==> flow/design.v <==
`timescale 1ns / 1ps
module cordic_sin_cos
(
    input clk,
    input reset_n,
    input i_call,
    input [31:0] i_data,
    output o_done,
    output [31:0] o_cos,
    output [31:0] o_sin
);
cordic_sin_cos_core u_sin_cos (
    .clk     ( clk ),
    .reset_n ( reset_n ),
    .i_call  ( i_call ),
    .i_data  ( i_data ),
    .o_done  ( o_done ),
    .o_cos   ( o_cos ),
    .o_sin   ( o_sin )
);
endmodule
module cordic_sin_cos_core(
    clk,
    reset_n,
    i_call,
    i_data,
    o_done,
    o_cos,
    o_sin
);
     input clk;
     input reset_n;
	 input i_call; 
	 input signed [31:0] i_data;
	 output o_done;
	 output signed [31:0] o_cos;
	 output signed [31:0] o_sin;	 
	 function [31:0] atan;
	    input [3:0] idx;
	    case( idx )
	       4'd0: atan = 32'd2949120;  4'd1: atan = 32'd1740992;  4'd2: atan = 32'd919872;  4'd3: atan = 32'd466944;
	       4'd4: atan = 32'd234368;   4'd5: atan = 32'd117312;   4'd6: atan = 32'd58688;   4'd7: atan = 32'd29312;
	       4'd8: atan = 32'd14656;    4'd9: atan = 32'd7360;     4'd10: atan = 32'd3648;   4'd11: atan = 32'd1856;
	       4'd12: atan = 32'd896;     4'd13: atan = 32'd448;     4'd14: atan = 32'd256;    default: atan = 32'd128;
	    endcase
	 endfunction
	 reg signed [31:0]x,y,tx,ty,deg,rcos,rsin;
	 reg [7:0]i,seg;
	 reg isdone,isnegcos,isnegsin,isswap;
	 always @ ( posedge clk or negedge reset_n )
	 if( !reset_n )
	 begin
	    { x,y,deg,rcos,rsin } <= { 32'd0,32'd0,32'd0,32'd0,32'd0};
		i <= 8'd0;
		{ isdone,isnegcos,isnegsin,isswap } <= { 1'b0,1'b0,1'b0,1'b0 };
	 end
	 else if( i_call )
	 case( i )       
  	    0:
		begin
		   seg = i_data / 90;
		   if( seg == 0 ) 
		   begin 
		   	  deg <= i_data; 
		   	  isnegcos <= 0; 
		   	  isnegsin <= 0; 
		   	  isswap <= 0; 
		   end
		   else if( seg == 1 ) 
		   begin 
		   	  deg <= i_data - 90; 
		   	  isnegcos <= 1; 
		   	  isnegsin <= 0; 
		   	  isswap <= 1; 
		   end
		   else if( seg == 2 ) 
		   begin 
		   	  deg <= i_data - 180; 
		   	  isnegcos <= 1; 
		   	  isnegsin <= 1; 
		   	  isswap <= 0; 
		   end
		   else if( seg == 3 ) 
		   begin 
		   	  deg <= i_data - 270; 
		   	  isnegcos <= 0; 
		   	  isnegsin <= 1; 
		   	  isswap <= 1;  
		   end 
		   i <= i + 1'b1;
	    end		 
		1:
		begin 
		   x <= 32'd39797; 
		   y <= 32'd0; 
		   deg <= deg << 16; 
		   i <= i + 1'b1; 
		end					 
		2,3,4,5,6,7,8,9,10,11,12,13,14,15,16,17:
		if( deg > 0 )
		begin
		   ty = y >>> i-2;
		   tx = x >>> i-2;
		   x <= x - ty;
		   y <= y + tx;
		   deg <= deg - atan(i-2);
		   i <= i + 1'b1;
		end
		else
		begin
		   ty = y >>> i-2;
		   tx = x >>> i-2;
		   x <= x + ty ;
		   y <= y - tx ;
		   deg <= deg + atan(i-2);
		   i <= i + 1'b1;
		end
		18:
		begin 
		   {rcos,rsin} <= isswap ? { y,x } : { x,y }; 
		   i <= i + 1'b1; 
		end			
		19:
		begin 
		   isdone <= 1'b1; 
		   i <= i + 1'b1; 
		end		
		20:
		begin 
		   isdone <= 1'b0; 
		   i <= 8'd0; 
		end		   
	 endcase
	 assign o_done = isdone;
	 assign o_cos = isnegcos ? -(rcos) : rcos;
	 assign o_sin = isnegsin ? -(rsin) : rsin;
endmodule
Reports on cordic_sin_cos --
Tool output for the design above, in the order of the flow. Line numbers count from 1 in the design file above. Operators: Yosys type, input widths -> output width; for muxes data width and select width s. Cell names lack the library's common part. Not given: n/a
Design: top cordic_sin_cos, clock input clk, standard-cell library sky130hd, library corner tt_025C_1v80

Word-level counts --
Yosys after proc, flatten, opt, wreduce and memory -nomap, before mapping. Memory bits, and registers merged into a memory's read port (data or address), are not among the register bits. Print and check cells are not counted. Memory sizes are those after Yosys's memory passes, which may raise the word count (mostly to a power of two), join words into wider ones and drop unused or constant bits.
Storage and ports: memory bits (read-only) 512, memories kept 2, register bits 172, bits of input ports 35
Memory list:
- (name not given) | words 16, width 16, read ports 1, write ports 0, RTL line 40 | case( idx )
- (name not given) | words 16, width 16, read ports 1, write ports 0, RTL line 40
Operators by class: reduce/logical cells 15, equal/unequal tests 24, shifts and indexed selects 2, add/subtract/negate cells 13, mux-type cells 32, divide/modulo/power cells 1, magnitude comparators 1
Operator list (number):
- $mux 32 | 15
- $div 32x8->32 const B | 1
- $pmux 32 s2 | 2
- $add 32x32->32 | 3
- $sub 32x32->32 | 3
- $pmux 32 s3 | 1
- $sshr 32x32->32 | 2
- $neg 32->32 | 2
- $eq 8x4->1 const B | 8
- $mux 64 | 1
- $eq 8x5->1 const B | 5
- $gt 32x1->1 const B | 1
- $sub 32x10->32 const B | 1
- $sub 32x8->32 const B | 1
- $sub 32x9->32 const B | 1
- $eq 8x2->1 const B | 4
- $eq 8x3->1 const B | 4
- $reduce_or 20->1 | 1
- $reduce_or 16->1 | 1
- $eq 8x1->1 const B | 2
- $logic_not 8->1 | 2
- $pmux 8 s2 | 1
- $mux 1 | 11
- $sub 8x2->9 const B | 1
- $reduce_and 2->1 | 4
- $add 8x1->8 const B | 1
- $reduce_bool 2->1 | 3
- $reduce_and 3->1 | 2
Not listed: further kinds 4, cells in them 4.

Logic depth --
Depth = most cells in a row (Yosys ltp): at word level without a register or memory, in the mapped netlist without a sequential cell, where the memories' decode and read muxes count.
Logic depth: word-level depth 7, ABC_AREA 0, gate-level depth with buffers 101, mapped depth without buffers 80

Netlist --
Yosys stat after the flow's synthesis: flattened, memories mapped to cells. It holds for the ABC_AREA given above (unset counts as 0); a run with the other value may have another netlist. The area totals of this step are shown rounded.
Synthesis totals: mapped area 28000 um2, sequential part of the area 4300 um2, flip-flops 172, cells in the netlist 3904, buffers 235
Cells by type:
- dfrtp_1 | number 172, total area 4.3E+03 um2
- xnor2_1 | number 255, total area 2.23E+03 um2
- o21ai_0 | number 363, total area 1.82E+03 um2
- nand2_1 | number 451, total area 1.69E+03 um2
- a21oi_1 | number 288, total area 1.44E+03 um2
- mux2i_1 | number 142, total area 1.42E+03 um2
- ha_1 | number 110, total area 1376.32 um2
- nor2_1 | number 359, total area 1.35E+03 um2
- xor2_1 | number 86, total area 753.222 um2
- a21o_1 | number 96, total area 720.691 um2
- clkbuf_1 | number 174, total area 653.126 um2
- nand3_1 | number 87, total area 435.418 um2
- nor3_1 | number 86, total area 430.413 um2
- o211ai_1 | number 55, total area 412.896 um2
- o31ai_1 | number 48, total area 360.346 um2
- mux2_2 | number 30, total area 337.824 um2
- inv_1 | number 82, total area 307.795 um2
- a211oi_1 | number 39, total area 292.781 um2
Other cell types: 126; their cells: 981. The figures by module come from a second, unflattened synthesis with its own total; it is not the netlist above.
Unflattened totals: cell total of the unflattened synthesis 3875, area (unflattened synthesis) 29000 um2
Each row is one instance without its submodules.
By module:
- cordic_sin_cos_core | cells 3875, area 29000 um2, times used 1
- cordic_sin_cos | cells 0, area 0.0 um2, times used 1

Timing after synthesis --
OpenSTA on the mapped netlist: ideal clock, no wires. The path of least setup slack (recovery checks aside). Input and output delay are each 20% of the period. Register names are those of the netlist, which keeps one name where synthesis merged equal registers.
Timing path after synthesis: kind in2reg, start input i_data[3], end register u_sin_cos.deg[14], delay of the path 20638 ps, setup slack 3362 ps, arrival 26511 ps, input delay 6000 ps, path buffers 14, period 30000 ps, library setup time 127 ps, stages on the path 93, required time 29873 ps, synthesis period reached 26638 ps
"delay of the path" is the arrival time less input delay plus setup time. "stages on the path": output pins that drive a net of the path, with the launching flip-flop's if there is one; two outputs of one cell count as two. "synthesis period reached" is the clock period less the worst setup slack; recovery checks do not enter. This is arithmetic on one report: input and output delays are still those of the set period (20% each). Between the ends stands the longest chain of elaborated cells between them, by number of cells; it is not shown to be the way that was timed. Of several equally long chains one is given. Each line given opens the expression or statement behind the cell; cells for indexed reads and writes are added by Yosys, which also makes memories of some case tables. A register here has more assigning lines than the two given.
Between the ends, after synthesis: cells stage by stage buf_2 > inv_1 > ha_1 > and4bb_1 > nand3_2 > o32a_1 > and2_1 > buf_2 > or4_1 > a21boi_2 > or2_1 > buf_4 > nor2_2 > o311ai_4 > mux2_1 > o21a_1 > or4_4 > nand2_1 > (+57 left out) > clkbuf_1 > o211ai_1 > o211ai_4 > a21oi_1 > clkbuf_1 > clkbuf_1 > ha_1 > nand2_1 > nand2b_1 > a21oi_1 > a311o_1 > nor2_1 > a211oi_4 > a31o_1 > a2111o_1 > xnor2_1 > a221oi_1 > nor2_1, length of the longest elaborated chain 7, elaborated cells between the ends (all ways) 15, RTL lines with such cells 9
Ends and longest elaborated chain, after synthesis:
- start: declaration | RTL line 7 | input [31:0] i_data,
- $div 32x8->32 | RTL line 61 | seg = i_data / 90;
- $eq 8x2->1 | RTL line 83 | else if( seg == 3 )
- $mux 32 | RTL line 83
- $mux 32 | RTL line 76 | else if( seg == 2 )
- $mux 32 | RTL line 69 | else if( seg == 1 )
- $mux 32 | RTL line 62 | if( seg == 0 )
- $pmux 32 s3 | RTL line 58 | case( i )
- end: assignment | RTL line 64 | deg <= i_data;
- end: assignment | RTL line 71 | deg <= i_data - 90;
- end: declaration | RTL line 47 | reg signed [31:0]x,y,tx,ty,deg,rcos,rsin;

Timing after layout --
Path of least setup slack in the final report of stored run 1 (OpenROAD, finished layout, wires in). Where an end is a register, its clock arrival counts in the times. The report prints the path's times to 10 ps; the period is as set.
Timing path after layout: kind in2reg, start input i_data[3], end register u_sin_cos.deg[2], setup slack 8330 ps, library setup time 100 ps, period 43000 ps, input delay 8600 ps, required time 43350 ps, arrival 35030 ps, stages on the path 78, path buffers 2
Between the ends stands the longest chain of elaborated cells between them, by number of cells; it is not shown to be the way that was timed. Of several equally long chains one is given. A register here has more assigning lines than the two given.
Between the ends, after layout: cells stage by stage clkdlybuf4s50_1 > inv_1 > ha_1 > and4bb_1 > nand3_2 > o311ai_1 > nand3_1 > a211oi_1 > and2_1 > or2_1 > nor2_2 > a21oi_2 > nor3_1 > xnor2_1 > a31oi_1 > o22ai_1 > a22oi_1 > o211ai_1 > (+42 left out) > mux2_4 > xnor2_2 > o311ai_0 > o221ai_1 > a21o_1 > o211ai_1 > o211ai_4 > a21oi_2 > ha_1 > nand2_1 > nor4b_1 > a311o_1 > nor2_1 > a211oi_4 > and4_1 > or2_1 > nand2_1 > a21o_1, length of the longest elaborated chain 7, elaborated cells between the ends (all ways) 12, RTL lines with such cells 6
Ends and longest elaborated chain, after layout:
- start: declaration | RTL line 7 | input [31:0] i_data,
- $div 32x8->32 | RTL line 61 | seg = i_data / 90;
- $eq 8x2->1 | RTL line 83 | else if( seg == 3 )
- $mux 32 | RTL line 83
- $mux 32 | RTL line 76 | else if( seg == 2 )
- $mux 32 | RTL line 69 | else if( seg == 1 )
- $mux 32 | RTL line 62 | if( seg == 0 )
- $pmux 32 s3 | RTL line 58 | case( i )
- end: assignment | RTL line 64 | deg <= i_data;
- end: assignment | RTL line 71 | deg <= i_data - 90;
- end: declaration | RTL line 47 | reg signed [31:0]x,y,tx,ty,deg,rcos,rsin;

Ticket comment

Record of 5 stored runs of the RTL-to-layout flow on cordic_sin_cos, platform sky130hd. The runs are unordered. Constraints: input delay and output delay 20% of the set period each, output load 0.01 pF.
"achieved clock period" = clock period - worst setup slack. The figure is calculated, with input and output delays left at 20% of the set period.
"worst setup path time" = time allowed to the worst setup path (clock period - input delay - output delay, where it has them) - its slack; a late launch clock adds to it, a late capture clock takes from it.
"worst setup path time" is known to 10 ps.
Results are given in rounded form.

* Stored run 1 | settings: CORE_ASPECT_RATIO 1.03; CORE_UTILIZATION 45; CTS_CLUSTER_SIZE 27; GPL_ROUTABILITY_DRIVEN 0; HOLD_SLACK_MARGIN 0.06; MAX_ROUTING_LAYER met5; PLACE_DENSITY_LB_ADDON 0.21; SETUP_SLACK_MARGIN -0.11; TNS_END_PERCENT 70; period_ns 43.0; CAP_MARGIN 20; CORE_MARGIN 2; SLEW_MARGIN 20 | results: summed negative setup slack 0 ps; mapped cell area after synthesis 28000 um2; achieved clock period 34672 ps; final design utilization 49%; worst-case hold slack 480 ps; standard-cell area after routing 30000 um2; worst setup slack after layout 8300 ps; worst setup path time 26070 ps; worst path kind in2reg; die area 65000 um2
* Stored run 2 | settings: period_ns 50.5; CAP_MARGIN 20; CORE_MARGIN 2; CORE_UTILIZATION 40; SLEW_MARGIN 20 | results: summed negative setup slack 0 ps; mapped cell area after synthesis 28000 um2; achieved clock period 35860 ps; final design utilization 44%; worst-case hold slack 470 ps; standard-cell area after routing 31000 um2; worst setup slack after layout 15000 ps; worst setup path time 25760 ps; worst path kind in2reg; die area 73000 um2
* Stored run 3 | settings: ABC_AREA 1; CELL_PAD_IN_SITES_DETAIL_PLACEMENT 0; CORE_UTILIZATION 51; CTS_CLUSTER_SIZE 88; GPL_TIMING_DRIVEN 1; HOLD_SLACK_MARGIN 0.03; PLACE_DENSITY_LB_ADDON 0.11; SETUP_SLACK_MARGIN -2.0; period_ns 26.4; CAP_MARGIN 20; CORE_MARGIN 2; SLEW_MARGIN 20 | results: summed negative setup slack 0 ps; mapped cell area after synthesis 29000 um2; achieved clock period 24170 ps; final design utilization 55%; worst-case hold slack 420 ps; standard-cell area after routing 30000 um2; worst setup slack after layout 2200 ps; worst setup path time 18890 ps; worst path kind in2reg; die area 58000 um2
* Stored run 4 | settings: ABC_AREA 0; CAP_MARGIN 35; CELL_PAD_IN_SITES_DETAIL_PLACEMENT 2; CORE_ASPECT_RATIO 0.68; CORE_MARGIN 9; CORE_UTILIZATION 17; CTS_CLUSTER_SIZE 88; GPL_ROUTABILITY_DRIVEN 0; GPL_TIMING_DRIVEN 1; HOLD_SLACK_MARGIN -0.08; PLACE_DENSITY_LB_ADDON 0.11; SETUP_SLACK_MARGIN 5.0; TNS_END_PERCENT 45; period_ns 43.0; SLEW_MARGIN 20 | results: summed negative setup slack 0 ps; mapped cell area after synthesis 28000 um2; achieved clock period 35191 ps; final design utilization 20%; worst-case hold slack 480 ps; standard-cell area after routing 32000 um2; worst setup slack after layout 7800 ps; worst setup path time 26590 ps; worst path kind in2reg; die area 180000 um2
* Stored run 5 | settings: ABC_AREA 1; CAP_MARGIN 30; CELL_PAD_IN_SITES_DETAIL_PLACEMENT 2; CORE_MARGIN 9; CORE_UTILIZATION 51; CTS_CLUSTER_SIZE 88; GPL_TIMING_DRIVEN 0; HOLD_SLACK_MARGIN 0.03; PLACE_DENSITY_LB_ADDON 0.11; SETUP_SLACK_MARGIN -2.0; TNS_END_PERCENT 85; period_ns 26.4; SLEW_MARGIN 20 | stopped before the end: placement reported DPL-0033
